==> flow/design.v <==
module delay_unit #(parameter DATA_WIDTH=32 )
(
input clk,
input reset,
input  [DATA_WIDTH-1:0] in_data,
output reg  [DATA_WIDTH-1:0] out_data
);
always @ (posedge clk, negedge reset )begin
  if(!reset) begin
    out_data<='b0;
  end
  else begin
    out_data<= in_data;
  end
end
endmodule
module Multiplier #(
    parameter DATA_WIDTH = 16
) (
    input wire signed [DATA_WIDTH-1:0] in1, in2,
    output wire signed [2*DATA_WIDTH-1:0] out
);
  assign out = in1*in2;
endmodule
module Complex_MUX2x1 #(
    parameter DATA_WIDTH = 18
) (
    input       wire                          sel,
    input       wire      [DATA_WIDTH-1:0]    in0_r, in0_i,
    input       wire      [DATA_WIDTH-1:0]    in1_r, in1_i,
    output      wire      [DATA_WIDTH-1:0]    out_r, out_i
);
assign out_r = sel?in1_r:in0_r;
assign out_i = sel?in1_i:in0_i;
endmodule
module Butterfly #(
    parameter   DATA_WIDTH = 18
) (
    input   wire                                          en,  
    input   wire    signed        [DATA_WIDTH-1:0]        in1_r, in1_i,
    input   wire    signed        [DATA_WIDTH-1:0]        in2_r, in2_i,
    output  wire    signed        [DATA_WIDTH-1:0]        sum_out_r, sum_out_i,
    output  wire    signed        [DATA_WIDTH-1:0]        diff_out_r, diff_out_i
);
    assign sum_out_r = en? in1_r + in2_r:'b0;
    assign sum_out_i = en? in1_i + in2_i:'b0;
    assign diff_out_r = en? in1_r - in2_r:'b0;
    assign diff_out_i = en? in1_i - in2_i:'b0;
endmodule
module Memory_Shifter 
#(parameter MEMORY_DEPTH=8 ,DATA_WIDTH=16)
 (input    [DATA_WIDTH-1:0]    data_in_r, data_in_i,
 input      clk,
 input      rst,
 output   [DATA_WIDTH-1:0] data_out_r, data_out_i
);
    genvar i ;
wire [DATA_WIDTH-1:0] out_data_r [0:MEMORY_DEPTH-1];
wire [DATA_WIDTH-1:0] out_data_i [0:MEMORY_DEPTH-1];
    generate 
        for(i=0;i<(MEMORY_DEPTH);i=i+1)begin :for_loop
            if(i==0) begin
               delay_unit #(.DATA_WIDTH(DATA_WIDTH)) u0_r   (.clk(clk),.reset(rst), .in_data(data_in_r), .out_data(out_data_r[i]) );
               delay_unit #(.DATA_WIDTH(DATA_WIDTH)) u0_i   (.clk(clk),.reset(rst), .in_data(data_in_i), .out_data(out_data_i[i]) );
            end
            else  begin
                delay_unit #(.DATA_WIDTH(DATA_WIDTH)) u1_r  (.clk(clk),.reset(rst), .in_data(out_data_r[i-1]), .out_data(out_data_r[i]) );
                delay_unit #(.DATA_WIDTH(DATA_WIDTH)) u1_i  (.clk(clk),.reset(rst), .in_data(out_data_i[i-1]), .out_data(out_data_i[i]) );
            end
        end
    endgenerate
    assign data_out_r = out_data_r[MEMORY_DEPTH-1];
    assign data_out_i = out_data_i[MEMORY_DEPTH-1];
endmodule
module MUX1_Control_unit #(parameter   NFFT = 64, STAGE_NO = 1 )
 (
    input   wire    clk, rst,
    input   wire    start_conv,
    output  reg     sel1   
);                
localparam  IDLE    = 0,
            INACTIVE = 1,
            ACTIVE = 2;
reg [$clog2(NFFT)-STAGE_NO:0] counter, counter_seq;      
reg [STAGE_NO:0]  end_control_counter;                   
reg [STAGE_NO:0]  end_control_counter_seq; 
reg end_control;                                         
reg [1:0] current_state, next_state;                    
always@(posedge clk or negedge rst) begin
    if(!rst) begin
        current_state <= 'b0;
        counter_seq <= 'b0;
        end_control_counter_seq <='b0;
    end
    else begin
        current_state <= next_state;
        counter_seq <= counter;
        end_control_counter_seq <= end_control_counter;
    end
end
always @(*) begin
    sel1         = 1'b0;
    end_control = 1'b1;
    counter     = 'b0;
    end_control_counter = 'b0;
    next_state  = IDLE;
    case (current_state)
        IDLE: begin
            sel1         = 1'b0;
            end_control = 1'b1;
            counter     = 'b0;
            end_control_counter = 'b0;
            if(start_conv) begin
                next_state = INACTIVE;
                end_control_counter = end_control_counter_seq + 1'b1;
                counter     = 'b0;
            end
            else begin
                next_state = IDLE;
                end_control_counter = end_control_counter_seq;
            end
        end
        INACTIVE: begin
            sel1         = 1'b0;
            end_control = 1'b0;
            if(counter_seq == 2**($clog2(NFFT)-STAGE_NO)-1) begin
                if(end_control_counter_seq == 2**(STAGE_NO-1)+1) begin
                    next_state = IDLE;
                    counter = 'b0;
                    end_control_counter = 'b0;
                end
                else begin
                    next_state  = ACTIVE;
                    sel1         = 1'b1;
                    counter = 'b0;
                    end_control_counter = end_control_counter_seq;
                end
            end
            else begin
                counter     = counter_seq + 1'b1;
                next_state  = INACTIVE;
                end_control_counter = end_control_counter_seq;
            end
        end
        ACTIVE: begin
            sel1         = 1'b1;
            end_control = 1'b0;
            if(counter_seq == 2**($clog2(NFFT)-STAGE_NO)-1) begin
                counter = 'b0;
                next_state = INACTIVE;
                sel1         = 1'b0;
                end_control_counter = end_control_counter_seq + 1'b1;
            end
            else begin
                counter     = counter_seq + 1'b1;
                next_state = ACTIVE;
                end_control_counter = end_control_counter_seq;
            end
        end
        default: begin
            sel1         = 1'b0;
            end_control = 1'b1;
            counter     = 'b0;
            end_control_counter = 'b0;
            next_state  = IDLE;
        end
    endcase
end
endmodule
module Address_gen_1st_fft #( parameter   STAGE_NO = 1,NFFT = 64 )
(
    input       wire                        clk, rst,
    input       wire                        Twiddle_active,
    output      reg [5:0]      Twiddle_address  
);
localparam  IDLE = 0,
            ADDRESS_GEN = 1;
reg [5:0] counter, counter_seq;
reg                  current_state, next_state;
always @(posedge clk or negedge rst) begin
    if(!rst) begin
        counter_seq <= 'b0;
        current_state <= IDLE;
    end
    else begin
        counter_seq <= counter;
        current_state <= next_state;
    end
end
always @(*) begin
       next_state = IDLE;
       Twiddle_address = 'b0;
       counter = 'b0;
       case (current_state)
           IDLE:begin
                Twiddle_address = 'b0;
                counter = 'b0;
                    if(Twiddle_active == 1'b1) begin
                        next_state = ADDRESS_GEN;
                    end
                    else begin
                        next_state = IDLE;
                    end
                end
           ADDRESS_GEN:begin
                    counter = counter_seq + 1'b1;
		            Twiddle_address=counter_seq[4]*counter_seq[5];  
                    if(counter_seq == NFFT-1)begin  
                    next_state = IDLE;
                    end
                    else begin
                    next_state = ADDRESS_GEN;
                    end
                        end
        endcase
end
endmodule
module Address_gen_2nd_fft #( parameter   STAGE_NO = 2,NFFT = 64 )
(
    input       wire                        clk, rst,
    input       wire                        Twiddle_active,
    output      reg  [5:0]     Twiddle_address  
);
localparam  IDLE = 0,
            ADDRESS_GEN = 1;
reg [5:0] counter, counter_seq     ;
reg                  current_state, next_state;
always @(posedge clk or negedge rst) begin
    if(!rst) begin
        counter_seq <= 'b0;
        current_state <= IDLE;
    end
    else begin
        counter_seq <= counter;
        current_state <= next_state;
    end
end
always @(*) begin
       next_state = IDLE;
       Twiddle_address = 'b0;
       counter = 'b0;
       case (current_state)
          IDLE:begin
                   Twiddle_address = 'b0;
                    counter = 'b0;
                    if(Twiddle_active == 1'b1) begin
                        next_state = ADDRESS_GEN;
                    end
                    else begin
                        next_state = IDLE;
                    end
                end
            ADDRESS_GEN:begin
                counter = counter_seq + 1'b1;
        		       Twiddle_address=counter_seq[3]*{counter_seq[4],counter_seq[5]};  
                        if(counter_seq == NFFT-1)begin  
                            next_state = IDLE;
                            end
                        else begin
                            next_state = ADDRESS_GEN;
                            end
                        end
        endcase
end
endmodule
module Address_gen_3rd_fft #( parameter  STAGE_NO = 3, NFFT = 64 )
(
    input       wire                        clk, rst,
    input       wire                        Twiddle_active,
    output      reg  [5:0]     Twiddle_address  
);
localparam  IDLE = 0,
            ADDRESS_GEN = 1;
reg [5:0] counter, counter_seq     ;
reg                    current_state, next_state;
always @(posedge clk or negedge rst) begin
    if(!rst) begin
        counter_seq <= 'b0;
        current_state <= IDLE;
    end
    else begin
        counter_seq <= counter;
        current_state <= next_state;
    end
end
always @(*) begin
    next_state = IDLE;
    Twiddle_address = 'b0;
    counter = 'b0;
    case (current_state)
        IDLE:begin
            Twiddle_address = 'b0;
            counter = 'b0;
            if(Twiddle_active == 1'b1) begin
                next_state = ADDRESS_GEN;
            end
            else begin
                next_state = IDLE;
            end
        end
        ADDRESS_GEN: begin
            counter = counter_seq + 1'b1;
            Twiddle_address = counter_seq;
            if(counter_seq == NFFT-1)begin  
                next_state = IDLE;
                end
            else begin
                next_state = ADDRESS_GEN;
                end
            end
    endcase
end
endmodule
module Address_gen_4th_fft #(parameter   STAGE_NO = 4, NFFT = 64 )
(
    input       wire                        clk, rst,
    input       wire                        Twiddle_active,
    output      reg  [5:0]     Twiddle_address   
);
localparam  IDLE = 0,
            ADDRESS_GEN = 1;
reg [5:0] counter, counter_seq     ;
reg                    current_state, next_state;
always @(posedge clk or negedge rst) begin
    if(!rst) begin
        counter_seq <= 'b0;
        current_state <= IDLE;
    end
    else begin
        counter_seq <= counter;
        current_state <= next_state;
    end
end
always @(*) begin
       next_state = IDLE;
       Twiddle_address = 'b0;
       counter = 'b0;
       case (current_state)
         IDLE:begin
            Twiddle_address = 'b0;
            counter = 'b0;
            if(Twiddle_active == 1'b1) begin
                next_state = ADDRESS_GEN;
            end
            else begin
                next_state = IDLE;
            end
        end
         ADDRESS_GEN:begin
                counter = counter_seq + 1'b1;
                Twiddle_address=counter_seq[1]*counter_seq[2];  
                if(counter_seq == NFFT-1)begin  
                    next_state = IDLE;
                    end
                else  begin
                      next_state = ADDRESS_GEN;
                      end
                    end
       endcase
end
endmodule
module Address_gen_5th_fft #(parameter   STAGE_NO = 5, NFFT = 64 )
(
    input       wire                        clk, rst,
    input       wire                        Twiddle_active,
    output      reg  [5:0]                  Twiddle_address
);
localparam  IDLE = 0,
            ADDRESS_GEN = 1;
reg [5:0] counter, counter_seq     ;
reg                    current_state, next_state;
always @(posedge clk or negedge rst) begin
    if(!rst) begin
        counter_seq <= 'b0;
        current_state <= IDLE;
    end
    else begin
        counter_seq <= counter;
        current_state <= next_state;
    end
end
always @(*) begin
       next_state = IDLE;
       Twiddle_address = 'b0;
       counter = 'b0;
       case (current_state)
            IDLE:begin
                Twiddle_address = 'b0;
                counter = 'b0;
                if(Twiddle_active == 1'b1) begin
                    next_state = ADDRESS_GEN;
                end
                else begin
                    next_state = IDLE;
                     end
                end
            ADDRESS_GEN: begin
                counter = counter_seq + 1'b1;
                Twiddle_address=counter_seq[0]*{counter_seq[1],counter_seq[2]};  
                if(counter_seq == NFFT-1)  
                    next_state = IDLE;
                else
                    next_state = ADDRESS_GEN;
            end
    endcase
end
endmodule
module Trivial_multiplier_fft #(
    parameter INTEGER_SIZE = 6,
              FRACT_SIZE = 12
) (
    input   wire            [5:0]                            address,
    input   wire                                             clk, rst,
    input   wire    signed  [INTEGER_SIZE+FRACT_SIZE-1:0]    in1_r,in1_i,
    output  wire    signed  [INTEGER_SIZE+FRACT_SIZE-1:0]    out_r,out_i
);
localparam DATA_WIDTH = INTEGER_SIZE+FRACT_SIZE ;
wire signed [DATA_WIDTH-1:0] res_r, res_i;
assign res_r = (address[0]) ?  in1_i : in1_r;
assign res_i = (address[0]) ? -in1_r : in1_i;
delay_unit #(.DATA_WIDTH(DATA_WIDTH)) D_r (.clk(clk), .reset(rst), .in_data(res_r), .out_data(out_r));
delay_unit #(.DATA_WIDTH(DATA_WIDTH)) D_i (.clk(clk), .reset(rst), .in_data(res_i), .out_data(out_i));
endmodule
module Constant_Multiplier_fft #(
    parameter INTEGER_SIZE = 6,
                FRACT_SIZE = 12,
                NFFT=64
) (
    input   wire            [5:0]               address,
    input   wire                                             clk, rst,
    input   wire    signed  [INTEGER_SIZE+FRACT_SIZE-1:0]    in1_r,in1_i,
    output  wire    signed  [INTEGER_SIZE+FRACT_SIZE-1:0]    out_r,out_i
);
localparam DATA_WIDTH = INTEGER_SIZE+FRACT_SIZE ;
reg signed  [INTEGER_SIZE+FRACT_SIZE-1:0]    in2_r,in2_i;
wire signed [2*DATA_WIDTH-1:0]               prod1, prod2, prod3, prod4;
wire signed [2*DATA_WIDTH-1:0]               prod1_seq, prod2_seq, prod3_seq, prod4_seq;
always @(*) begin
	case (address) 
	'd0 : begin
	in2_r= 'b000010000000000000; 
	in2_i= 'b000000000000000000;
	end
	'd1 : begin
	in2_r= 'b000001011010100000;
	in2_i= 'b111110100101100000;
	end
	'd2 : begin
	in2_r= 'b000000000000000000;
	in2_i= 'b111110000000000000;
	end
	'd3 : begin
	in2_r= 'b111110100101100000;
	in2_i= 'b111110100101100000;
	end
	default:begin
	in2_r='b0;
	in2_i='b0;
	end
	endcase
end
wire signed [DATA_WIDTH-1:0]   temp1, temp2,temp3,temp4;
assign temp1=prod1_seq>>FRACT_SIZE;
assign temp2=prod2_seq>>FRACT_SIZE;
assign temp3=prod3_seq>>FRACT_SIZE;
assign temp4=prod4_seq>>FRACT_SIZE;
assign out_r = (temp1 - temp2);
assign out_i = (temp3 + temp4);
Multiplier #(.DATA_WIDTH(DATA_WIDTH)) M0 (.in1(in1_r), .in2(in2_r), .out(prod1));
Multiplier #(.DATA_WIDTH(DATA_WIDTH)) M1 (.in1(in1_i), .in2(in2_i), .out(prod2));
Multiplier #(.DATA_WIDTH(DATA_WIDTH)) M2 (.in1(in1_r), .in2(in2_i), .out(prod3));
Multiplier #(.DATA_WIDTH(DATA_WIDTH)) M3 (.in1(in2_r), .in2(in1_i), .out(prod4));
delay_unit #(.DATA_WIDTH(2*DATA_WIDTH)) D1 (.clk(clk), .reset(rst), .in_data(prod1), .out_data(prod1_seq));
delay_unit #(.DATA_WIDTH(2*DATA_WIDTH)) D2 (.clk(clk), .reset(rst), .in_data(prod2), .out_data(prod2_seq));
delay_unit #(.DATA_WIDTH(2*DATA_WIDTH)) D3 (.clk(clk), .reset(rst), .in_data(prod3), .out_data(prod3_seq));
delay_unit #(.DATA_WIDTH(2*DATA_WIDTH)) D4 (.clk(clk), .reset(rst), .in_data(prod4), .out_data(prod4_seq));
endmodule
module Complex_Multiplier_fft #(
    parameter INTEGER_SIZE = 8,
                FRACT_SIZE = 8
) (
    input   wire                                             clk, rst,
    input   wire    signed  [INTEGER_SIZE+FRACT_SIZE-1:0]    in1_r,in1_i,
    input   wire    signed  [INTEGER_SIZE+FRACT_SIZE-1:0]    in2_r,in2_i,
    output  wire    signed  [INTEGER_SIZE+FRACT_SIZE-1:0]    out_r,out_i
);
localparam DATA_WIDTH = INTEGER_SIZE+FRACT_SIZE ;
wire signed [2*DATA_WIDTH-1:0] prod1, prod2, prod3, prod4;
wire signed [2*DATA_WIDTH-1:0] prod1_seq, prod2_seq, prod3_seq, prod4_seq;
wire signed [DATA_WIDTH-1:0]   temp1, temp2,temp3,temp4;
assign temp1=prod1_seq>>FRACT_SIZE;
assign temp2=prod2_seq>>FRACT_SIZE;
assign temp3=prod3_seq>>FRACT_SIZE;
assign temp4=prod4_seq>>FRACT_SIZE;
assign out_r = (temp1 - temp2);
assign out_i = (temp3 + temp4);
Multiplier #(.DATA_WIDTH(DATA_WIDTH)) M0 (.in1(in1_r), .in2(in2_r), .out(prod1));
Multiplier #(.DATA_WIDTH(DATA_WIDTH)) M1 (.in1(in1_i), .in2(in2_i), .out(prod2));
Multiplier #(.DATA_WIDTH(DATA_WIDTH)) M2 (.in1(in1_r), .in2(in2_i), .out(prod3));
Multiplier #(.DATA_WIDTH(DATA_WIDTH)) M3 (.in1(in2_r), .in2(in1_i), .out(prod4));
delay_unit #(.DATA_WIDTH(2*DATA_WIDTH)) D1 (.clk(clk), .reset(rst), .in_data(prod1), .out_data(prod1_seq));
delay_unit #(.DATA_WIDTH(2*DATA_WIDTH)) D2 (.clk(clk), .reset(rst), .in_data(prod2), .out_data(prod2_seq));
delay_unit #(.DATA_WIDTH(2*DATA_WIDTH)) D3 (.clk(clk), .reset(rst), .in_data(prod3), .out_data(prod3_seq));
delay_unit #(.DATA_WIDTH(2*DATA_WIDTH)) D4 (.clk(clk), .reset(rst), .in_data(prod4), .out_data(prod4_seq));
endmodule
module Twiddle_Factor_fft_3rd_stage #(
    parameter NFFT = 64,
              DATA_WIDTH = 18
) (
    input   wire            [5:0]               address,
    output  reg     signed  [DATA_WIDTH-1:0]    data_real, data_imag
);
always @(*) begin
    case (address)
    6'd0: begin data_real = 18'sd8192; data_imag = 18'sd0; end  
    6'd1: begin data_real = 18'sd8192; data_imag = 18'sd0; end  
    6'd2: begin data_real = 18'sd8192; data_imag = 18'sd0; end  
    6'd3: begin data_real = 18'sd8192; data_imag = 18'sd0; end  
    6'd4: begin data_real = 18'sd8192; data_imag = 18'sd0; end  
    6'd5: begin data_real = 18'sd8192; data_imag = 18'sd0; end  
    6'd6: begin data_real = 18'sd8192; data_imag = 18'sd0; end  
    6'd7: begin data_real = 18'sd8192; data_imag = 18'sd0; end  
    6'd8: begin data_real = 18'sd8192; data_imag = 18'sd0; end  
    6'd9: begin data_real = 18'sd7568; data_imag = -18'sd3135; end  
    6'd10: begin data_real = 18'sd5793; data_imag = -18'sd5793; end  
    6'd11: begin data_real = 18'sd3135; data_imag = -18'sd7568; end  
    6'd12: begin data_real = 18'sd0; data_imag = -18'sd8192; end  
    6'd13: begin data_real = -18'sd3135; data_imag = -18'sd7568; end  
    6'd14: begin data_real = -18'sd5793; data_imag = -18'sd5793; end  
    6'd15: begin data_real = -18'sd7568; data_imag = -18'sd3135; end  
    6'd16: begin data_real = 18'sd8192; data_imag = 18'sd0; end  
    6'd17: begin data_real = 18'sd8035; data_imag = -18'sd1598; end  
    6'd18: begin data_real = 18'sd7568; data_imag = -18'sd3135; end  
    6'd19: begin data_real = 18'sd6811; data_imag = -18'sd4551; end  
    6'd20: begin data_real = 18'sd5793; data_imag = -18'sd5793; end  
    6'd21: begin data_real = 18'sd4551; data_imag = -18'sd6811; end  
    6'd22: begin data_real = 18'sd3135; data_imag = -18'sd7568; end  
    6'd23: begin data_real = 18'sd1598; data_imag = -18'sd8035; end  
    6'd24: begin data_real = 18'sd8192; data_imag = 18'sd0; end  
    6'd25: begin data_real = 18'sd6811; data_imag = -18'sd4551; end  
    6'd26: begin data_real = 18'sd3135; data_imag = -18'sd7568; end  
    6'd27: begin data_real = -18'sd1598; data_imag = -18'sd8035; end  
    6'd28: begin data_real = -18'sd5793; data_imag = -18'sd5793; end  
    6'd29: begin data_real = -18'sd8035; data_imag = -18'sd1598; end  
    6'd30: begin data_real = -18'sd7568; data_imag = 18'sd3135; end  
    6'd31: begin data_real = -18'sd4551; data_imag = 18'sd6811; end  
    6'd32: begin data_real = 18'sd8192; data_imag = 18'sd0; end  
    6'd33: begin data_real = 18'sd8153; data_imag = -18'sd803; end  
    6'd34: begin data_real = 18'sd8035; data_imag = -18'sd1598; end  
    6'd35: begin data_real = 18'sd7839; data_imag = -18'sd2378; end  
    6'd36: begin data_real = 18'sd7568; data_imag = -18'sd3135; end  
    6'd37: begin data_real = 18'sd7225; data_imag = -18'sd3862; end  
    6'd38: begin data_real = 18'sd6811; data_imag = -18'sd4551; end  
    6'd39: begin data_real = 18'sd6333; data_imag = -18'sd5197; end  
    6'd40: begin data_real = 18'sd8192; data_imag = 18'sd0; end  
    6'd41: begin data_real = 18'sd7225; data_imag = -18'sd3862; end  
    6'd42: begin data_real = 18'sd4551; data_imag = -18'sd6811; end  
    6'd43: begin data_real = 18'sd803; data_imag = -18'sd8153; end  
    6'd44: begin data_real = -18'sd3135; data_imag = -18'sd7568; end  
    6'd45: begin data_real = -18'sd6333; data_imag = -18'sd5197; end  
    6'd46: begin data_real = -18'sd8035; data_imag = -18'sd1598; end  
    6'd47: begin data_real = -18'sd7839; data_imag = 18'sd2378; end  
    6'd48: begin data_real = 18'sd8192; data_imag = 18'sd0; end  
    6'd49: begin data_real = 18'sd7839; data_imag = -18'sd2378; end  
    6'd50: begin data_real = 18'sd6811; data_imag = -18'sd4551; end  
    6'd51: begin data_real = 18'sd5197; data_imag = -18'sd6333; end  
    6'd52: begin data_real = 18'sd3135; data_imag = -18'sd7568; end  
    6'd53: begin data_real = 18'sd803; data_imag = -18'sd8153; end  
    6'd54: begin data_real = -18'sd1598; data_imag = -18'sd8035; end  
    6'd55: begin data_real = -18'sd3862; data_imag = -18'sd7225; end  
    6'd56: begin data_real = 18'sd8192; data_imag = 18'sd0; end  
    6'd57: begin data_real = 18'sd6333; data_imag = -18'sd5197; end  
    6'd58: begin data_real = 18'sd1598; data_imag = -18'sd8035; end  
    6'd59: begin data_real = -18'sd3862; data_imag = -18'sd7225; end  
    6'd60: begin data_real = -18'sd7568; data_imag = -18'sd3135; end  
    6'd61: begin data_real = -18'sd7839; data_imag = 18'sd2378; end  
    6'd62: begin data_real = -18'sd4551; data_imag = 18'sd6811; end  
    6'd63: begin data_real = 18'sd803; data_imag = 18'sd8153; end  
    default: begin data_real = 'b0; data_imag = 'b0; end
    endcase
end
endmodule
module FFT_1st_stage #(
    parameter   INTEGER_SIZE = 6,
                FRACT_SIZE = 12,
                STAGE_NO = 1,
                NFFT = 64
) (
    input       wire                                             clk, rst,
    input       wire                                             start_conv,
    input       wire    signed  [INTEGER_SIZE+FRACT_SIZE-1:0]    serial_in_r, serial_in_i,
    output      wire    signed  [INTEGER_SIZE+FRACT_SIZE-1:0]    serial_out_r, serial_out_i
);
localparam DATA_WIDTH = INTEGER_SIZE+FRACT_SIZE ;
wire signed [DATA_WIDTH-1:0]        BUF_in_r, BUF_in_i;      
wire signed [DATA_WIDTH-1:0]        BUF_out_r, BUF_out_i;    
wire signed [DATA_WIDTH-1:0]        BFLY_out1_r, BFLY_out1_i;    
wire signed [DATA_WIDTH-1:0]        BFLY_out2_r, BFLY_out2_i;    
wire signed [DATA_WIDTH-1:0]        MUL_r_buf_in, MUL_r_buf_out;
wire signed [DATA_WIDTH-1:0]        MUL_i_buf_in, MUL_i_buf_out;
wire signed [DATA_WIDTH-1:0]        TF_r_buf_out, TF_i_buf_out;
wire signed [DATA_WIDTH-1:0]        MUX2_in0_r, MUX2_in0_i;
wire signed [DATA_WIDTH-1:0]        MUX2_in1_r, MUX2_in1_i;
wire                                sel1, sel2                 ;
wire        [5:0]      Twiddle_address;
Complex_MUX2x1 #(.DATA_WIDTH(DATA_WIDTH)) MUX1 (
    .sel(sel1),
    .in0_r(serial_in_r), 
    .in0_i(serial_in_i),
    .in1_r(BFLY_out2_r),
    .in1_i(BFLY_out2_i),
    .out_r(BUF_in_r),
    .out_i(BUF_in_i)
    );
Memory_Shifter #(   .DATA_WIDTH(DATA_WIDTH), 
                    .MEMORY_DEPTH(2**($clog2(NFFT)-STAGE_NO))) MS1 (  
    .clk(clk),
    .rst(rst),
    .data_in_r(BUF_in_r),
    .data_in_i(BUF_in_i),
    .data_out_r(BUF_out_r),
    .data_out_i(BUF_out_i)
);
Butterfly #(.DATA_WIDTH(DATA_WIDTH)) BF1 (
    .en(sel1),
    .in1_r(BUF_out_r),
    .in1_i(BUF_out_i),
    .in2_r(serial_in_r),
    .in2_i(serial_in_i),
    .sum_out_r(BFLY_out1_r),
    .sum_out_i(BFLY_out1_i),
    .diff_out_r(BFLY_out2_r),
    .diff_out_i(BFLY_out2_i)
);
delay_unit #(.DATA_WIDTH(1)) DU_SEL1_MUX2 (
    .clk(clk),
    .reset(rst),
    .in_data(sel1),
    .out_data(sel2)
);
Complex_MUX2x1 #(.DATA_WIDTH(DATA_WIDTH)) MUX2 (
    .sel(sel2),
    .in0_r(MUX2_in0_r),
    .in0_i(MUX2_in0_i),
    .in1_r(MUX2_in1_r),
    .in1_i(MUX2_in1_i),
    .out_r(MUL_r_buf_in),
    .out_i(MUL_i_buf_in)
);
delay_unit #(.DATA_WIDTH(DATA_WIDTH)) DU_MUX2_MUL_r (
    .clk(clk),
    .reset(rst),
    .in_data(MUL_r_buf_in),
    .out_data(MUL_r_buf_out)
);
delay_unit #(.DATA_WIDTH(DATA_WIDTH)) DU_MUX2_MUL_i (
    .clk(clk),
    .reset(rst),
    .in_data(MUL_i_buf_in),
    .out_data(MUL_i_buf_out)
);
MUX1_Control_unit #(.NFFT(NFFT), .STAGE_NO(STAGE_NO)) CU1 (
    .clk(clk),
    .rst(rst),
    .start_conv(start_conv),
    .sel1(sel1)
);
Address_gen_1st_fft #(.STAGE_NO(STAGE_NO), .NFFT(NFFT)) CU4 (
    .clk(clk),
    .rst(rst),
    .Twiddle_active(sel2),
    .Twiddle_address(Twiddle_address)
);
Trivial_multiplier_fft #(.INTEGER_SIZE(INTEGER_SIZE), .FRACT_SIZE(FRACT_SIZE)) MUL1 (
    .clk(clk),
    .rst(rst),
    .address(Twiddle_address),
    .in1_r(MUL_r_buf_out),
    .in1_i(MUL_i_buf_out),
    .out_r(serial_out_r),
    .out_i(serial_out_i)
);
delay_unit #(.DATA_WIDTH(DATA_WIDTH)) DU1_MS_r (
    .clk(clk),
    .reset(rst),
    .in_data(BUF_out_r),
    .out_data(MUX2_in0_r)
);
delay_unit #(.DATA_WIDTH(DATA_WIDTH)) DU1_MS_i (
    .clk(clk),
    .reset(rst),
    .in_data(BUF_out_i),
    .out_data(MUX2_in0_i)
);
delay_unit #(.DATA_WIDTH(DATA_WIDTH)) DU1_BF_r (
    .clk(clk),
    .reset(rst),
    .in_data(BFLY_out1_r),
    .out_data(MUX2_in1_r)
);
delay_unit #(.DATA_WIDTH(DATA_WIDTH)) DU1_BF_i (
    .clk(clk),
    .reset(rst),
    .in_data(BFLY_out1_i),
    .out_data(MUX2_in1_i)
);
endmodule
module FFT_2nd_stage #(
    parameter   INTEGER_SIZE = 6,
                FRACT_SIZE = 12,
                STAGE_NO = 1,
                NFFT = 64
) (
    input       wire                                             clk, rst,
    input       wire                                             start_conv,
    input       wire    signed  [INTEGER_SIZE+FRACT_SIZE-1:0]    serial_in_r, serial_in_i,
    output      wire    signed  [INTEGER_SIZE+FRACT_SIZE-1:0]    serial_out_r, serial_out_i
);
localparam DATA_WIDTH = INTEGER_SIZE+FRACT_SIZE ;
wire signed [DATA_WIDTH-1:0]        BUF_in_r, BUF_in_i;      
wire signed [DATA_WIDTH-1:0]        BUF_out_r, BUF_out_i;    
wire signed [DATA_WIDTH-1:0]        BFLY_out1_r, BFLY_out1_i;    
wire signed [DATA_WIDTH-1:0]        BFLY_out2_r, BFLY_out2_i;    
wire signed [DATA_WIDTH-1:0]        MUL_r_buf_in, MUL_r_buf_out;
wire signed [DATA_WIDTH-1:0]        MUL_i_buf_in, MUL_i_buf_out;
wire signed [DATA_WIDTH-1:0]        TF_r_buf_out, TF_i_buf_out;
wire signed [DATA_WIDTH-1:0]        MUX2_in0_r, MUX2_in0_i;
wire signed [DATA_WIDTH-1:0]        MUX2_in1_r, MUX2_in1_i;
wire                                sel1, sel2  ;
wire        [5:0]      Twiddle_address;
Complex_MUX2x1 #(.DATA_WIDTH(DATA_WIDTH)) MUX1 (
    .sel(sel1),
    .in0_r(serial_in_r), 
    .in0_i(serial_in_i),
    .in1_r(BFLY_out2_r),
    .in1_i(BFLY_out2_i),
    .out_r(BUF_in_r),
    .out_i(BUF_in_i)
    );
Memory_Shifter #(   .DATA_WIDTH(DATA_WIDTH), 
                    .MEMORY_DEPTH(2**($clog2(NFFT)-STAGE_NO))) MS1 (  
    .clk(clk),
    .rst(rst),
    .data_in_r(BUF_in_r),
    .data_in_i(BUF_in_i),
    .data_out_r(BUF_out_r),
    .data_out_i(BUF_out_i)
);
Butterfly #(.DATA_WIDTH(DATA_WIDTH)) BF1 (
    .en(sel1),
    .in1_r(BUF_out_r),
    .in1_i(BUF_out_i),
    .in2_r(serial_in_r),
    .in2_i(serial_in_i),
    .sum_out_r(BFLY_out1_r),
    .sum_out_i(BFLY_out1_i),
    .diff_out_r(BFLY_out2_r),
    .diff_out_i(BFLY_out2_i)
);
delay_unit #(.DATA_WIDTH(1)) DU_SEL1_MUX2 (
    .clk(clk),
    .reset(rst),
    .in_data(sel1),
    .out_data(sel2)
);
Complex_MUX2x1 #(.DATA_WIDTH(DATA_WIDTH)) MUX2 (
    .sel(sel2),
    .in0_r(MUX2_in0_r),
    .in0_i(MUX2_in0_i),
    .in1_r(MUX2_in1_r),
    .in1_i(MUX2_in1_i),
    .out_r(MUL_r_buf_in),
    .out_i(MUL_i_buf_in)
);
delay_unit #(.DATA_WIDTH(DATA_WIDTH)) DU_MUX2_MUL_r (
    .clk(clk),
    .reset(rst),
    .in_data(MUL_r_buf_in),
    .out_data(MUL_r_buf_out)
);
delay_unit #(.DATA_WIDTH(DATA_WIDTH)) DU_MUX2_MUL_i (
    .clk(clk),
    .reset(rst),
    .in_data(MUL_i_buf_in),
    .out_data(MUL_i_buf_out)
);
MUX1_Control_unit #(.NFFT(NFFT), .STAGE_NO(STAGE_NO)) CU1 (
    .clk(clk),
    .rst(rst),
    .start_conv(start_conv),
    .sel1(sel1)
);
Address_gen_2nd_fft #(.STAGE_NO(STAGE_NO), .NFFT(NFFT)) CU4 (
    .clk(clk),
    .rst(rst),
    .Twiddle_active(sel2),
    .Twiddle_address(Twiddle_address)
);
Constant_Multiplier_fft #(.INTEGER_SIZE(INTEGER_SIZE), .FRACT_SIZE(FRACT_SIZE)) MUL1 (
    .clk(clk),
    .rst(rst),
    .address(Twiddle_address),
    .in1_r(MUL_r_buf_out),
    .in1_i(MUL_i_buf_out),
    .out_r(serial_out_r),
    .out_i(serial_out_i)
);
delay_unit #(.DATA_WIDTH(DATA_WIDTH)) DU1_MS_r (
    .clk(clk),
    .reset(rst),
    .in_data(BUF_out_r),
    .out_data(MUX2_in0_r)
);
delay_unit #(.DATA_WIDTH(DATA_WIDTH)) DU1_MS_i (
    .clk(clk),
    .reset(rst),
    .in_data(BUF_out_i),
    .out_data(MUX2_in0_i)
);
delay_unit #(.DATA_WIDTH(DATA_WIDTH)) DU1_BF_r (
    .clk(clk),
    .reset(rst),
    .in_data(BFLY_out1_r),
    .out_data(MUX2_in1_r)
);
delay_unit #(.DATA_WIDTH(DATA_WIDTH)) DU1_BF_i (
    .clk(clk),
    .reset(rst),
    .in_data(BFLY_out1_i),
    .out_data(MUX2_in1_i)
);
endmodule
module FFT_3rd_stage #(
    parameter   INTEGER_SIZE = 6,
                FRACT_SIZE = 12,
                STAGE_NO = 1,
                NFFT = 64
) (
    input       wire                                             clk, rst,
    input       wire                                             start_conv,
    input       wire    signed  [INTEGER_SIZE+FRACT_SIZE-1:0]    serial_in_r, serial_in_i,
    output      wire    signed  [INTEGER_SIZE+FRACT_SIZE-1:0]    serial_out_r, serial_out_i
);
localparam DATA_WIDTH = INTEGER_SIZE+FRACT_SIZE ;
wire signed [DATA_WIDTH-1:0]        BUF_in_r, BUF_in_i;      
wire signed [DATA_WIDTH-1:0]        BUF_out_r, BUF_out_i;    
wire signed [DATA_WIDTH-1:0]        BFLY_out1_r, BFLY_out1_i;    
wire signed [DATA_WIDTH-1:0]        BFLY_out2_r, BFLY_out2_i;    
wire signed [DATA_WIDTH-1:0]        MUL_r_buf_in, MUL_r_buf_out;
wire signed [DATA_WIDTH-1:0]        MUL_i_buf_in, MUL_i_buf_out;
wire signed [DATA_WIDTH-1:0]        TF_r_buf_out, TF_i_buf_out;
wire signed [DATA_WIDTH-1:0]        MUX2_in0_r, MUX2_in0_i;
wire signed [DATA_WIDTH-1:0]        MUX2_in1_r, MUX2_in1_i;
wire                                sel1, sel2                  ;
wire        [5:0]      Twiddle_address;
Complex_MUX2x1 #(.DATA_WIDTH(DATA_WIDTH)) MUX1 (
    .sel(sel1),
    .in0_r(serial_in_r), 
    .in0_i(serial_in_i),
    .in1_r(BFLY_out2_r),
    .in1_i(BFLY_out2_i),
    .out_r(BUF_in_r),
    .out_i(BUF_in_i)
    );
Memory_Shifter #(   .DATA_WIDTH(DATA_WIDTH), 
                    .MEMORY_DEPTH(2**($clog2(NFFT)-STAGE_NO))) MS1 (  
    .clk(clk),
    .rst(rst),
    .data_in_r(BUF_in_r),
    .data_in_i(BUF_in_i),
    .data_out_r(BUF_out_r),
    .data_out_i(BUF_out_i)
);
Butterfly #(.DATA_WIDTH(DATA_WIDTH)) BF1 (
    .en(sel1),
    .in1_r(BUF_out_r),
    .in1_i(BUF_out_i),
    .in2_r(serial_in_r),
    .in2_i(serial_in_i),
    .sum_out_r(BFLY_out1_r),
    .sum_out_i(BFLY_out1_i),
    .diff_out_r(BFLY_out2_r),
    .diff_out_i(BFLY_out2_i)
);
delay_unit #(.DATA_WIDTH(1)) DU_SEL1_MUX2 (
    .clk(clk),
    .reset(rst),
    .in_data(sel1),
    .out_data(sel2)
);
Complex_MUX2x1 #(.DATA_WIDTH(DATA_WIDTH)) MUX2 (
    .sel(sel2),
    .in0_r(MUX2_in0_r),
    .in0_i(MUX2_in0_i),
    .in1_r(MUX2_in1_r),
    .in1_i(MUX2_in1_i),
    .out_r(MUL_r_buf_in),
    .out_i(MUL_i_buf_in)
);
delay_unit #(.DATA_WIDTH(DATA_WIDTH)) DU_MUX2_MUL_r (
    .clk(clk),
    .reset(rst),
    .in_data(MUL_r_buf_in),
    .out_data(MUL_r_buf_out)
);
delay_unit #(.DATA_WIDTH(DATA_WIDTH)) DU_MUX2_MUL_i (
    .clk(clk),
    .reset(rst),
    .in_data(MUL_i_buf_in),
    .out_data(MUL_i_buf_out)
);
MUX1_Control_unit #(.NFFT(NFFT), .STAGE_NO(STAGE_NO)) CU1 (
    .clk(clk),
    .rst(rst),
    .start_conv(start_conv),
    .sel1(sel1)
);
Address_gen_3rd_fft #(.STAGE_NO(STAGE_NO), .NFFT(NFFT)) CU4 (
    .clk(clk),
    .rst(rst),
    .Twiddle_active(sel2),
    .Twiddle_address(Twiddle_address)
);
Twiddle_Factor_fft_3rd_stage #(.NFFT(NFFT), .DATA_WIDTH(DATA_WIDTH)) TF1 (
    .address(Twiddle_address),
    .data_real(TF_r_buf_out),
    .data_imag(TF_i_buf_out)
);
Complex_Multiplier_fft #(.INTEGER_SIZE(INTEGER_SIZE), .FRACT_SIZE(FRACT_SIZE)) MUL1 (
    .clk(clk),
    .rst(rst),
    .in1_r(MUL_r_buf_out),
    .in1_i(MUL_i_buf_out),
    .in2_r(TF_r_buf_out),
    .in2_i(TF_i_buf_out),
    .out_r(serial_out_r),
    .out_i(serial_out_i)
);
delay_unit #(.DATA_WIDTH(DATA_WIDTH)) DU1_MS_r (
    .clk(clk),
    .reset(rst),
    .in_data(BUF_out_r),
    .out_data(MUX2_in0_r)
);
delay_unit #(.DATA_WIDTH(DATA_WIDTH)) DU1_MS_i (
    .clk(clk),
    .reset(rst),
    .in_data(BUF_out_i),
    .out_data(MUX2_in0_i)
);
delay_unit #(.DATA_WIDTH(DATA_WIDTH)) DU1_BF_r (
    .clk(clk),
    .reset(rst),
    .in_data(BFLY_out1_r),
    .out_data(MUX2_in1_r)
);
delay_unit #(.DATA_WIDTH(DATA_WIDTH)) DU1_BF_i (
    .clk(clk),
    .reset(rst),
    .in_data(BFLY_out1_i),
    .out_data(MUX2_in1_i)
);
endmodule
module FFT_4th_stage #(
    parameter   INTEGER_SIZE = 6,
                FRACT_SIZE = 12,
                STAGE_NO = 1,
                NFFT = 64
) (
    input       wire                                             clk, rst,
    input       wire                                             start_conv,
    input       wire    signed  [INTEGER_SIZE+FRACT_SIZE-1:0]    serial_in_r, serial_in_i,
    output      wire    signed  [INTEGER_SIZE+FRACT_SIZE-1:0]    serial_out_r, serial_out_i
);
localparam DATA_WIDTH = INTEGER_SIZE+FRACT_SIZE ;
wire signed [DATA_WIDTH-1:0]        BUF_in_r, BUF_in_i;      
wire signed [DATA_WIDTH-1:0]        BUF_out_r, BUF_out_i;    
wire signed [DATA_WIDTH-1:0]        BFLY_out1_r, BFLY_out1_i;    
wire signed [DATA_WIDTH-1:0]        BFLY_out2_r, BFLY_out2_i;    
wire signed [DATA_WIDTH-1:0]        MUL_r_buf_in, MUL_r_buf_out;
wire signed [DATA_WIDTH-1:0]        MUL_i_buf_in, MUL_i_buf_out;
wire signed [DATA_WIDTH-1:0]        TF_r_buf_out, TF_i_buf_out;
wire signed [DATA_WIDTH-1:0]        MUX2_in0_r, MUX2_in0_i;
wire signed [DATA_WIDTH-1:0]        MUX2_in1_r, MUX2_in1_i;
wire                                sel1, sel2  ;
wire        [5:0]      Twiddle_address;
Complex_MUX2x1 #(.DATA_WIDTH(DATA_WIDTH)) MUX1 (
    .sel(sel1),
    .in0_r(serial_in_r), 
    .in0_i(serial_in_i),
    .in1_r(BFLY_out2_r),
    .in1_i(BFLY_out2_i),
    .out_r(BUF_in_r),
    .out_i(BUF_in_i)
    );
Memory_Shifter #(   .DATA_WIDTH(DATA_WIDTH), 
                    .MEMORY_DEPTH(2**($clog2(NFFT)-STAGE_NO))) MS1 (  
    .clk(clk),
    .rst(rst),
    .data_in_r(BUF_in_r),
    .data_in_i(BUF_in_i),
    .data_out_r(BUF_out_r),
    .data_out_i(BUF_out_i)
);
Butterfly #(.DATA_WIDTH(DATA_WIDTH)) BF1 (
    .en(sel1),
    .in1_r(BUF_out_r),
    .in1_i(BUF_out_i),
    .in2_r(serial_in_r),
    .in2_i(serial_in_i),
    .sum_out_r(BFLY_out1_r),
    .sum_out_i(BFLY_out1_i),
    .diff_out_r(BFLY_out2_r),
    .diff_out_i(BFLY_out2_i)
);
delay_unit #(.DATA_WIDTH(1)) DU_SEL1_MUX2 (
    .clk(clk),
    .reset(rst),
    .in_data(sel1),
    .out_data(sel2)
);
Complex_MUX2x1 #(.DATA_WIDTH(DATA_WIDTH)) MUX2 (
    .sel(sel2),
    .in0_r(MUX2_in0_r),
    .in0_i(MUX2_in0_i),
    .in1_r(MUX2_in1_r),
    .in1_i(MUX2_in1_i),
    .out_r(MUL_r_buf_in),
    .out_i(MUL_i_buf_in)
);
delay_unit #(.DATA_WIDTH(DATA_WIDTH)) DU_MUX2_MUL_r (
    .clk(clk),
    .reset(rst),
    .in_data(MUL_r_buf_in),
    .out_data(MUL_r_buf_out)
);
delay_unit #(.DATA_WIDTH(DATA_WIDTH)) DU_MUX2_MUL_i (
    .clk(clk),
    .reset(rst),
    .in_data(MUL_i_buf_in),
    .out_data(MUL_i_buf_out)
);
MUX1_Control_unit #(.NFFT(NFFT), .STAGE_NO(STAGE_NO)) CU1 (
    .clk(clk),
    .rst(rst),
    .start_conv(start_conv),
    .sel1(sel1)
);
Address_gen_4th_fft #(.STAGE_NO(STAGE_NO), .NFFT(NFFT)) CU4 (
    .clk(clk),
    .rst(rst),
    .Twiddle_active(sel2),
    .Twiddle_address(Twiddle_address)
);
Trivial_multiplier_fft #(.INTEGER_SIZE(INTEGER_SIZE), .FRACT_SIZE(FRACT_SIZE)) MUL1 (
    .clk(clk),
    .rst(rst),
    .address(Twiddle_address),
    .in1_r(MUL_r_buf_out),
    .in1_i(MUL_i_buf_out),
    .out_r(serial_out_r),
    .out_i(serial_out_i)
);
delay_unit #(.DATA_WIDTH(DATA_WIDTH)) DU1_MS_r (
    .clk(clk),
    .reset(rst),
    .in_data(BUF_out_r),
    .out_data(MUX2_in0_r)
);
delay_unit #(.DATA_WIDTH(DATA_WIDTH)) DU1_MS_i (
    .clk(clk),
    .reset(rst),
    .in_data(BUF_out_i),
    .out_data(MUX2_in0_i)
);
delay_unit #(.DATA_WIDTH(DATA_WIDTH)) DU1_BF_r (
    .clk(clk),
    .reset(rst),
    .in_data(BFLY_out1_r),
    .out_data(MUX2_in1_r)
);
delay_unit #(.DATA_WIDTH(DATA_WIDTH)) DU1_BF_i (
    .clk(clk),
    .reset(rst),
    .in_data(BFLY_out1_i),
    .out_data(MUX2_in1_i)
);
endmodule
module FFT_5th_stage #(
    parameter   INTEGER_SIZE = 6,
                FRACT_SIZE = 12,
                STAGE_NO = 1,
                NFFT = 64
) (
    input       wire                                             clk, rst,
    input       wire                                             start_conv,
    input       wire    signed  [INTEGER_SIZE+FRACT_SIZE-1:0]    serial_in_r, serial_in_i,
    output      wire    signed  [INTEGER_SIZE+FRACT_SIZE-1:0]    serial_out_r, serial_out_i
);
localparam DATA_WIDTH = INTEGER_SIZE+FRACT_SIZE ;
wire signed [DATA_WIDTH-1:0]        BUF_in_r, BUF_in_i;      
wire signed [DATA_WIDTH-1:0]        BUF_out_r, BUF_out_i;    
wire signed [DATA_WIDTH-1:0]        BFLY_out1_r, BFLY_out1_i;    
wire signed [DATA_WIDTH-1:0]        BFLY_out2_r, BFLY_out2_i;    
wire signed [DATA_WIDTH-1:0]        MUL_r_buf_in, MUL_r_buf_out;
wire signed [DATA_WIDTH-1:0]        MUL_i_buf_in, MUL_i_buf_out;
wire signed [DATA_WIDTH-1:0]        TF_r_buf_out, TF_i_buf_out;
wire signed [DATA_WIDTH-1:0]        MUX2_in0_r, MUX2_in0_i;
wire signed [DATA_WIDTH-1:0]        MUX2_in1_r, MUX2_in1_i;
wire                                sel1, sel2  ;
wire        [5:0]      Twiddle_address;
Complex_MUX2x1 #(.DATA_WIDTH(DATA_WIDTH)) MUX1 (
    .sel(sel1),
    .in0_r(serial_in_r), 
    .in0_i(serial_in_i),
    .in1_r(BFLY_out2_r),
    .in1_i(BFLY_out2_i),
    .out_r(BUF_in_r),
    .out_i(BUF_in_i)
    );
Memory_Shifter #(   .DATA_WIDTH(DATA_WIDTH), 
                    .MEMORY_DEPTH(2**($clog2(NFFT)-STAGE_NO))) MS1 (  
    .clk(clk),
    .rst(rst),
    .data_in_r(BUF_in_r),
    .data_in_i(BUF_in_i),
    .data_out_r(BUF_out_r),
    .data_out_i(BUF_out_i)
);
Butterfly #(.DATA_WIDTH(DATA_WIDTH)) BF1 (
    .en(sel1),
    .in1_r(BUF_out_r),
    .in1_i(BUF_out_i),
    .in2_r(serial_in_r),
    .in2_i(serial_in_i),
    .sum_out_r(BFLY_out1_r),
    .sum_out_i(BFLY_out1_i),
    .diff_out_r(BFLY_out2_r),
    .diff_out_i(BFLY_out2_i)
);
delay_unit #(.DATA_WIDTH(1)) DU_SEL1_MUX2 (
    .clk(clk),
    .reset(rst),
    .in_data(sel1),
    .out_data(sel2)
);
Complex_MUX2x1 #(.DATA_WIDTH(DATA_WIDTH)) MUX2 (
    .sel(sel2),
    .in0_r(MUX2_in0_r),
    .in0_i(MUX2_in0_i),
    .in1_r(MUX2_in1_r),
    .in1_i(MUX2_in1_i),
    .out_r(MUL_r_buf_in),
    .out_i(MUL_i_buf_in)
);
delay_unit #(.DATA_WIDTH(DATA_WIDTH)) DU_MUX2_MUL_r (
    .clk(clk),
    .reset(rst),
    .in_data(MUL_r_buf_in),
    .out_data(MUL_r_buf_out)
);
delay_unit #(.DATA_WIDTH(DATA_WIDTH)) DU_MUX2_MUL_i (
    .clk(clk),
    .reset(rst),
    .in_data(MUL_i_buf_in),
    .out_data(MUL_i_buf_out)
);
MUX1_Control_unit #(.NFFT(NFFT), .STAGE_NO(STAGE_NO)) CU1 (
    .clk(clk),
    .rst(rst),
    .start_conv(start_conv),
    .sel1(sel1)
);
Address_gen_5th_fft #(.STAGE_NO(STAGE_NO), .NFFT(NFFT)) CU4 (
    .clk(clk),
    .rst(rst),
    .Twiddle_active(sel2),
    .Twiddle_address(Twiddle_address)
);
Constant_Multiplier_fft #(.INTEGER_SIZE(INTEGER_SIZE), .FRACT_SIZE(FRACT_SIZE)) MUL1 (
    .clk(clk),
    .rst(rst),
    .address(Twiddle_address),
    .in1_r(MUL_r_buf_out),
    .in1_i(MUL_i_buf_out),
    .out_r(serial_out_r),
    .out_i(serial_out_i)
);
delay_unit #(.DATA_WIDTH(DATA_WIDTH)) DU1_MS_r (
    .clk(clk),
    .reset(rst),
    .in_data(BUF_out_r),
    .out_data(MUX2_in0_r)
);
delay_unit #(.DATA_WIDTH(DATA_WIDTH)) DU1_MS_i (
    .clk(clk),
    .reset(rst),
    .in_data(BUF_out_i),
    .out_data(MUX2_in0_i)
);
delay_unit #(.DATA_WIDTH(DATA_WIDTH)) DU1_BF_r (
    .clk(clk),
    .reset(rst),
    .in_data(BFLY_out1_r),
    .out_data(MUX2_in1_r)
);
delay_unit #(.DATA_WIDTH(DATA_WIDTH)) DU1_BF_i (
    .clk(clk),
    .reset(rst),
    .in_data(BFLY_out1_i),
    .out_data(MUX2_in1_i)
);
endmodule
module FFT_6th_stage #(
    parameter   INTEGER_SIZE = 6,
                FRACT_SIZE = 12,
                STAGE_NO = 1,
                NFFT = 64
) (
    input       wire                                             clk, rst,
    input       wire                                             start_conv,
    input       wire    signed  [INTEGER_SIZE+FRACT_SIZE-1:0]    serial_in_r, serial_in_i,
    output      wire    signed  [INTEGER_SIZE+FRACT_SIZE-1:0]    serial_out_r, serial_out_i
);
localparam DATA_WIDTH = INTEGER_SIZE+FRACT_SIZE ;
wire signed [DATA_WIDTH-1:0]        BUF_in_r, BUF_in_i;      
wire signed [DATA_WIDTH-1:0]        BUF_out_r, BUF_out_i;    
wire signed [DATA_WIDTH-1:0]        BFLY_out1_r, BFLY_out1_i;    
wire signed [DATA_WIDTH-1:0]        BFLY_out2_r, BFLY_out2_i;    
wire signed [DATA_WIDTH-1:0]        MUL_r_buf_in, MUL_r_buf_out;
wire signed [DATA_WIDTH-1:0]        MUL_i_buf_in, MUL_i_buf_out;
wire signed [DATA_WIDTH-1:0]        TF_r_buf_out, TF_i_buf_out;
wire signed [DATA_WIDTH-1:0]        MUX2_in0_r, MUX2_in0_i;
wire signed [DATA_WIDTH-1:0]        MUX2_in1_r, MUX2_in1_i;
wire                                sel1, sel2               ;
Complex_MUX2x1 #(.DATA_WIDTH(DATA_WIDTH)) MUX1 (
    .sel(sel1),
    .in0_r(serial_in_r), 
    .in0_i(serial_in_i),
    .in1_r(BFLY_out2_r),
    .in1_i(BFLY_out2_i),
    .out_r(BUF_in_r),
    .out_i(BUF_in_i)
    );
Memory_Shifter #(   .DATA_WIDTH(DATA_WIDTH), 
                    .MEMORY_DEPTH(2**($clog2(NFFT)-STAGE_NO))) MS1 ( 
    .clk(clk),
    .rst(rst),
    .data_in_r(BUF_in_r),
    .data_in_i(BUF_in_i),
    .data_out_r(BUF_out_r),
    .data_out_i(BUF_out_i)
);
Butterfly #(.DATA_WIDTH(DATA_WIDTH)) BF1 (
    .en(sel1),
    .in1_r(BUF_out_r),
    .in1_i(BUF_out_i),
    .in2_r(serial_in_r), 
    .in2_i(serial_in_i), 
    .sum_out_r(BFLY_out1_r),
    .sum_out_i(BFLY_out1_i),
    .diff_out_r(BFLY_out2_r),
    .diff_out_i(BFLY_out2_i)
);
delay_unit #(.DATA_WIDTH(1)) DU_SEL1_MUX2 (
    .clk(clk),
    .reset(rst),
    .in_data(sel1),
    .out_data(sel2)
);
Complex_MUX2x1 #(.DATA_WIDTH(DATA_WIDTH)) MUX2 (
    .sel(sel2),
    .in0_r(MUX2_in0_r),
    .in0_i(MUX2_in0_i),
    .in1_r(MUX2_in1_r),
    .in1_i(MUX2_in1_i),
    .out_r(MUL_r_buf_in),
    .out_i(MUL_i_buf_in)
);
delay_unit #(.DATA_WIDTH(DATA_WIDTH)) DU_MUX2_MUL_r (
    .clk(clk),
    .reset(rst),
    .in_data(MUL_r_buf_in),
    .out_data(MUL_r_buf_out)  
);
delay_unit #(.DATA_WIDTH(DATA_WIDTH)) DU_MUX2_MUL_i (
    .clk(clk),
    .reset(rst),
    .in_data(MUL_i_buf_in),
    .out_data(MUL_i_buf_out)  
);
delay_unit #(.DATA_WIDTH(DATA_WIDTH)) last_delay_r (
    .clk(clk),
    .reset(rst),
    .in_data(MUL_r_buf_out),
    .out_data(serial_out_r)  
);
delay_unit #(.DATA_WIDTH(DATA_WIDTH)) last_delay_i (
    .clk(clk),
    .reset(rst),
    .in_data(MUL_i_buf_out),
    .out_data(serial_out_i)  
);
MUX1_Control_unit #(.NFFT(NFFT), .STAGE_NO(STAGE_NO)) CU1 (
    .clk(clk),
    .rst(rst),
    .start_conv(start_conv),
    .sel1(sel1)
);
delay_unit #(.DATA_WIDTH(DATA_WIDTH)) DU1_MS_r (
    .clk(clk),
    .reset(rst),
    .in_data(BUF_out_r),
    .out_data(MUX2_in0_r)
);
delay_unit #(.DATA_WIDTH(DATA_WIDTH)) DU1_MS_i (
    .clk(clk),
    .reset(rst),
    .in_data(BUF_out_i),
    .out_data(MUX2_in0_i)
);
delay_unit #(.DATA_WIDTH(DATA_WIDTH)) DU1_BF_r (
    .clk(clk),
    .reset(rst),
    .in_data(BFLY_out1_r),
    .out_data(MUX2_in1_r)
);
delay_unit #(.DATA_WIDTH(DATA_WIDTH)) DU1_BF_i (
    .clk(clk),
    .reset(rst),
    .in_data(BFLY_out1_i),
    .out_data(MUX2_in1_i)
);
endmodule
module Top_controller_fft #( parameter   NFFT = 64 )
(
    input   wire                    clk, rst,
    input   wire                    start_FFT,
    output  reg  [$clog2(NFFT)-1:0] start_stage,
    output  reg                     end_FFT, data_valid
);
    localparam  IDLE = 0,
                STAGE_OPERATION = 1,
                DATA_VALID = 3;
reg [$clog2(NFFT)-1:0] counter1, counter1_seq;   
reg [$clog2(NFFT)-1:0] counter_limit, counter_limit_seq;  
reg [$clog2(NFFT)-1:0] start_stage_seq;
reg [1:0]              current_state, next_state;
always @(posedge clk or negedge rst) begin
    if(!rst) begin
        counter1_seq <= 'b0;
        counter_limit_seq <= 'b0;
        current_state <= 2'b0;
        start_stage_seq <= 'b0;
    end
    else begin
        counter1_seq <= counter1;
        counter_limit_seq <= counter_limit;
        current_state <= next_state;
        start_stage_seq <= start_stage;
    end
end
always @(*) begin
    counter1 = 'b0;
    counter_limit = 'b0;
    next_state = IDLE;
    start_stage = 'b0;
    end_FFT = 1'b0;
    data_valid = 1'b0;
    case (current_state)
        IDLE: begin
            if(start_FFT) begin
                next_state = STAGE_OPERATION;
                start_stage = 'b1;
                counter1 = 'b0;
                counter_limit = NFFT>>1;
            end
            else begin
                next_state = IDLE;
                start_stage = 'b0;
                counter1 = 'b0;
                counter_limit = 'b0;
            end
        end 
        STAGE_OPERATION: begin
            counter_limit = counter_limit_seq;
            start_stage = start_stage_seq;
            if(counter1_seq == counter_limit_seq+2) begin
                if(start_stage[$clog2(NFFT)-1] == 1) begin  
                    next_state = DATA_VALID;
                    start_stage = 'b0;
                    counter1 = 'b0;
                    counter_limit = NFFT-1;
                    end_FFT = 1'b1;
                    data_valid = 1'b1;
                end
                else begin  
                    next_state = STAGE_OPERATION;
                    start_stage = start_stage_seq<<1;
                    counter1 = 'b0;
                    counter_limit = counter_limit_seq>>1;
                    end_FFT = 1'b0;
                end
            end
            else begin
                next_state = STAGE_OPERATION;
                counter1 = counter1_seq + 1'b1;
            end
        end
        DATA_VALID: begin
            counter_limit = counter_limit_seq;
            data_valid = 1'b1;
            if(counter1_seq == counter_limit_seq) begin  
                next_state = IDLE;
                counter1 = 'b0;
                data_valid = 1'b0;
            end
            else begin  
                next_state = DATA_VALID;
                counter1 = counter1_seq +1'b1;
            end
        end
    endcase
end
endmodule
module Top_FFT #(
    parameter   INTEGER_SIZE = 4,
                FRACT_SIZE = 14,
                NFFT = 64
) (
    input       wire                                             clk, rst,
    input       wire                                             start_FFT,
    input       wire    signed  [INTEGER_SIZE+FRACT_SIZE-1:0]    serial_in_r, serial_in_i,
    output      wire    signed  [INTEGER_SIZE+FRACT_SIZE-1:0]    serial_out_r, serial_out_i,
    output      wire                                             end_FFT, data_valid_FFT
);
localparam DATA_WIDTH = INTEGER_SIZE+FRACT_SIZE ;
wire    [$clog2(NFFT)-1:0]        start_stages;
wire    [DATA_WIDTH-1:0]        stage2_in_r, stage2_in_i;
wire    [DATA_WIDTH-1:0]        stage3_in_r, stage3_in_i;
wire    [DATA_WIDTH-1:0]        stage4_in_r, stage4_in_i;
wire    [DATA_WIDTH-1:0]        stage5_in_r, stage5_in_i;
wire    [DATA_WIDTH-1:0]        stage6_in_r, stage6_in_i;
wire    [DATA_WIDTH-1:0]        stage7_in_r, stage7_in_i;
FFT_1st_stage #(.INTEGER_SIZE(INTEGER_SIZE), .FRACT_SIZE(FRACT_SIZE), .STAGE_NO(1), .NFFT(NFFT)) ST1 (
    .clk(clk),
    .rst(rst),
    .start_conv(start_stages[0]),
    .serial_in_r(serial_in_r),
    .serial_in_i(serial_in_i),
    .serial_out_r(stage2_in_r),
    .serial_out_i(stage2_in_i)
);
FFT_2nd_stage #(.INTEGER_SIZE(INTEGER_SIZE), .FRACT_SIZE(FRACT_SIZE), .STAGE_NO(2), .NFFT(NFFT)) ST2 (
    .clk(clk),
    .rst(rst),
    .start_conv(start_stages[1]),
    .serial_in_r(stage2_in_r),
    .serial_in_i(stage2_in_i),
    .serial_out_r(stage3_in_r),
    .serial_out_i(stage3_in_i)
);
FFT_3rd_stage #(.INTEGER_SIZE(INTEGER_SIZE), .FRACT_SIZE(FRACT_SIZE), .STAGE_NO(3), .NFFT(NFFT)) ST3 (
    .clk(clk),
    .rst(rst),
    .start_conv(start_stages[2]),
    .serial_in_r(stage3_in_r),
    .serial_in_i(stage3_in_i),
    .serial_out_r(stage4_in_r),
    .serial_out_i(stage4_in_i)
);
FFT_4th_stage #(.INTEGER_SIZE(INTEGER_SIZE), .FRACT_SIZE(FRACT_SIZE), .STAGE_NO(4), .NFFT(NFFT)) ST4 (
    .clk(clk),
    .rst(rst),
    .start_conv(start_stages[3]),
    .serial_in_r(stage4_in_r),
    .serial_in_i(stage4_in_i),
    .serial_out_r(stage5_in_r),
    .serial_out_i(stage5_in_i)
);
FFT_5th_stage #(.INTEGER_SIZE(INTEGER_SIZE), .FRACT_SIZE(FRACT_SIZE), .STAGE_NO(5), .NFFT(NFFT)) ST5 (
    .clk(clk),
    .rst(rst),
    .start_conv(start_stages[4]),
    .serial_in_r(stage5_in_r),
    .serial_in_i(stage5_in_i),
    .serial_out_r(stage6_in_r),
    .serial_out_i(stage6_in_i)
);
FFT_6th_stage #(.INTEGER_SIZE(INTEGER_SIZE), .FRACT_SIZE(FRACT_SIZE), .STAGE_NO(6), .NFFT(NFFT)) ST6 (
    .clk(clk),
    .rst(rst),
    .start_conv(start_stages[5]),
    .serial_in_r(stage6_in_r),
    .serial_in_i(stage6_in_i),
    .serial_out_r(serial_out_r),
    .serial_out_i(serial_out_i)
);
Top_controller_fft #(.NFFT(NFFT)) TOP_CONT1 (
    .clk(clk),
    .rst(rst),
    .start_FFT(start_FFT),
    .start_stage(start_stages),
    .end_FFT(end_FFT),
    .data_valid(data_valid_FFT)
);
endmodule
From RTL to reports: Top_FFT:

Tool output for the design above, in the order of the flow.
Lines are those of the file above, counted from 1.
Cell names lack the library's common part.
Not given: --

* design top: Top_FFT
* clock: clk
* standard-cell library: sky130hd
* corner: tt_025C_1v80

Elaborated design:

Source: Yosys, flattened and elaborated. Widths are those after wreduce. Registers that Yosys merges into a memory's read port (data or address) are not register bits. Print and check cells do not count.
Yosys's memory passes give these memory sizes; they may raise the number of words (mostly to a power of two), join words into wider ones and drop unused or constant bits.

* memory bits (writable): 0
* elaborated cells: 565
* register bits after elaboration: 3529
* word width x clocked read ports: 0
* latch bits: 0
* input bits: 39
* output and inout port bits: 38
* ROM bits: 2304
* memory cells: 1

* bitwise gates (word level): 6
* reduce/logical cells: 24
* order comparisons: 0
* shifts and indexed selects: 0
* eq/ne operators: 63
* add/subtract/negate cells: 51
* multiply operators: 16
* multiplexer cells: 186
* divide/modulo/power cells: 0

Memories
* (name not given): depth 64, bits a word 36, read ports 1, write ports 0, line 514 `case (address)`

Longest topological paths:

Yosys ltp: most cells in a row. Word level: on the elaborated netlist, between registers, memories and ports. Mapped: between sequential cells and ports; inverters and the memories' decode and read muxes count.

* depth in word-level cells: 6
* ABC_AREA: 0
* gate-level depth with buffers: 39
* gate-level depth less buffers: 35

Netlist:

Yosys stat after the flow's synthesis: flattened, memories mapped to cells. It holds for the ABC_AREA given above (unset counts as 0); a run with the other value may have another netlist.

* flip-flop cells: 3367
* buffer cells: 493
* area of sequential cells: 84264.6 um^2
* synthesis area: 205646.0 um^2
* cells in the netlist: 17814

Cell types
* dfrtp_1: count 3360, total area 8.41E+04 um^2
* fa_1: count 2350, total area 4.7E+04 um^2
* ha_1: count 1643, total area 2.06E+04 um^2
* inv_1: count 3554, total area 1.33E+04 um^2
* xnor2_1: count 561, total area 4.91E+03 um^2

Other cell types: 85; their cells: 6346.
The figures by module come from a second, unflattened synthesis with its own total; it is not the netlist above.

* cells (unflattened synthesis): 25498
* area total of the unflattened synthesis: 278857.4 um^2

Each row is one instance without its submodules.

Modules
* Multiplier (DATA_WIDTH=18): cells 1343, seq. area 0.0 um^2, area 12147.9 um^2, times used 12
* delay_unit (DATA_WIDTH=18): cells 18, seq. area 450.4 um^2, area 450.4 um^2, times used 168
* Butterfly (DATA_WIDTH=18): cells 588, seq. area 0.0 um^2, area 3985.1 um^2, times used 6

Further modules, not shown: 32.

Worst setup path after synthesis:

OpenSTA on the mapped netlist: ideal clock, no wires. The path of least setup slack (recovery checks aside). Input and output delay are each 20% of the period. Register names are those of the netlist, which keeps one name where synthesis merged equal registers.

* path type: reg-to-reg
* start point: register ST3.CU4.current_state
* end point: register ST3.MUL1.D2.out_data[29]
* setup time: 0.080 ns
* path slack: 3.039 ns
* period: 12.0 ns
* delay of the path: 8.961 ns
* buffers on the path: 5
* stages: 38
* arrival: 8.881 ns
* time at the first pin: 0.000 ns
* required time: 11.920 ns
* synthesis period reached: 8.961 ns

"delay of the path" is the arrival time less input delay plus setup time.
"stages" counts driving pins, that of a launching flip-flop among them; a cell with two outputs on the path counts twice.
"synthesis period reached" is the clock period less the worst setup slack; recovery checks do not enter. This is arithmetic on one report: input and output delays are still those of the set period (20% each).
The rows between start and end are the longest chain of elaborated cells between them; the timing report does not say that the signal goes this way. Where chains are equally long, one stands for them.
Each line given opens the expression or statement behind the cell; cells for indexed reads and writes are added by Yosys, which also makes memories of some case tables.
A memory read counts as a cell of the chain, while the word-level depth stops at memories.

* cells in the longest elaborated chain: 4
* elaborated cells between the ends (all ways): 4
* source lines of those cells: 3
* those cells by class: 1 x mul; 1 x mux; 1 x logic; 1 x memory

Ends and longest elaborated chain, post-synthesis
* from (decl): line 275 `reg                    current_state, next_state;`
* from (assign): line 279 `current_state <= IDLE;`
* from (assign): line 283 `current_state <= next_state;`
* inverter 1 bit: line 290 `case (current_state)`
* case mux 6 bit (select 2 bit): line 290
* memory read (64 x 36 bit): line 514 `case (address)`
* multiplier 18 x 18 -> 32 bit: line 23 `assign out = in1*in2;`
* to (assign): line 10 `out_data<='b0;`
* to (assign): line 13 `out_data<= in_data;`
* to (decl): line 6 `output reg  [DATA_WIDTH-1:0] out_data`

Worst path after layout:

Path of least setup slack in the final report of entry A (OpenROAD, finished layout, wires in). Where an end is a register, its clock arrival counts in the times.

* path type: reg-to-reg
* start point: register ST3.CU4.counter_seq[1]
* end point: register ST3.MUL1.D2.out_data[30]
* path slack: 2.08 ns
* required time: 13.50 ns
* stages: 33
* time at the first pin: 0.95 ns
* setup time: 0.12 ns
* period: 12.7 ns
* arrival: 11.41 ns
* buffers on the path: 1

The rows between start and end are the longest chain of elaborated cells between them; the timing report does not say that the signal goes this way. Where chains are equally long, one stands for them.
A memory read counts as a cell of the chain, while the word-level depth stops at memories.

* cells in the longest elaborated chain: 3
* elaborated cells between the ends (all ways): 3
* source lines of those cells: 3
* those cells by class: 1 x mul; 1 x mux; 1 x memory

Ends and longest elaborated chain, post-layout
* from (decl): line 274 `reg [5:0] counter, counter_seq     ;`
* from (assign): line 278 `counter_seq <= 'b0;`
* from (assign): line 282 `counter_seq <= counter;`
* case mux 6 bit (select 2 bit): line 290 `case (current_state)`
* memory read (64 x 36 bit): line 514 `case (address)`
* multiplier 18 x 18 -> 32 bit: line 23 `assign out = in1*in2;`
* to (assign): line 10 `out_data<='b0;`
* to (assign): line 13 `out_data<= in_data;`
* to (decl): line 6 `output reg  [DATA_WIDTH-1:0] out_data`

Memo
Re: implementation data of Top_FFT

Design Top_FFT on sky130hd. What follows are 3 stored runs of the flow, each under its own settings; their order means nothing. The constraints put input and output delay at 20% of the set period each and load the outputs with 0.01 pF.
"period achieved" means the clock period less the worst setup slack. The figure is calculated, with input and output delays left at 20% of the set period.
"critical setup path time" = time allowed to the worst setup path (clock period - input delay - output delay, where it has them) - its slack; a late launch clock adds to it, a late capture clock takes from it.
"power consumption": no workload was simulated; the value follows from the tool's default switching activity.

### Entry A

Settings: `CAP_MARGIN=35`, `CELL_PAD_IN_SITES_DETAIL_PLACEMENT=1`, `CELL_PAD_IN_SITES_GLOBAL_PLACEMENT=0`, `CORE_UTILIZATION=61`, `GPL_ROUTABILITY_DRIVEN=0`, `MAX_ROUTING_LAYER=met5`, `MIN_ROUTING_LAYER=met1`, `SETUP_SLACK_MARGIN=1.5`, `SLEW_MARGIN=5`, `period_ns=12.7`, `CORE_MARGIN=2`

- Setup slack of the worst path: 2.083 ns
- Critical setup path time: 10.62 ns
- Critical path type: reg-to-reg
- Power consumption: 22730 uW
- Utilization: 66.7 %
- Setup total negative slack: 0.000 ns
- Die size: 341786.0 um^2
- Lowest hold slack: 0.293 ns
- Mapped cell area after synthesis: 205646.0 um^2
- Period achieved: 10.617 ns

### Entry B

Settings: `CORE_UTILIZATION=40`, `PLACE_DENSITY=0.6`, `period_ns=12.0`, `CAP_MARGIN=20`, `CORE_MARGIN=2`, `SLEW_MARGIN=20`

- Setup total negative slack: 0.000 ns
- Power consumption: 23594 uW
- Die size: 519870.0 um^2
- Utilization: 44.2 %
- Setup slack of the worst path: 1.521 ns
- Period achieved: 10.479 ns
- Mapped cell area after synthesis: 205646.0 um^2
- Critical setup path time: 10.48 ns
- Critical path type: reg-to-reg
- Lowest hold slack: 0.265 ns

### Entry C

Settings: `CAP_MARGIN=10`, `CORE_UTILIZATION=50`, `CTS_CLUSTER_DIAMETER=72`, `CTS_CLUSTER_SIZE=15`, `GPL_ROUTABILITY_DRIVEN=1`, `GPL_TIMING_DRIVEN=0`, `PLACE_DENSITY_LB_ADDON=0.05`, `SETUP_SLACK_MARGIN=-0.31`, `TNS_END_PERCENT=75`, `period_ns=8.4`, `CORE_MARGIN=2`, `SLEW_MARGIN=20`

- Period achieved: 8.949 ns
- Setup slack of the worst path: -0.549 ns
- Lowest hold slack: 0.323 ns
- Utilization: 55.3 %
- Die size: 416438.0 um^2
- Setup total negative slack: -8.185 ns
- Mapped cell area after synthesis: 205646.0 um^2
- Critical setup path time: 8.95 ns
- Critical path type: reg-to-reg
- Power consumption: 30281 uW
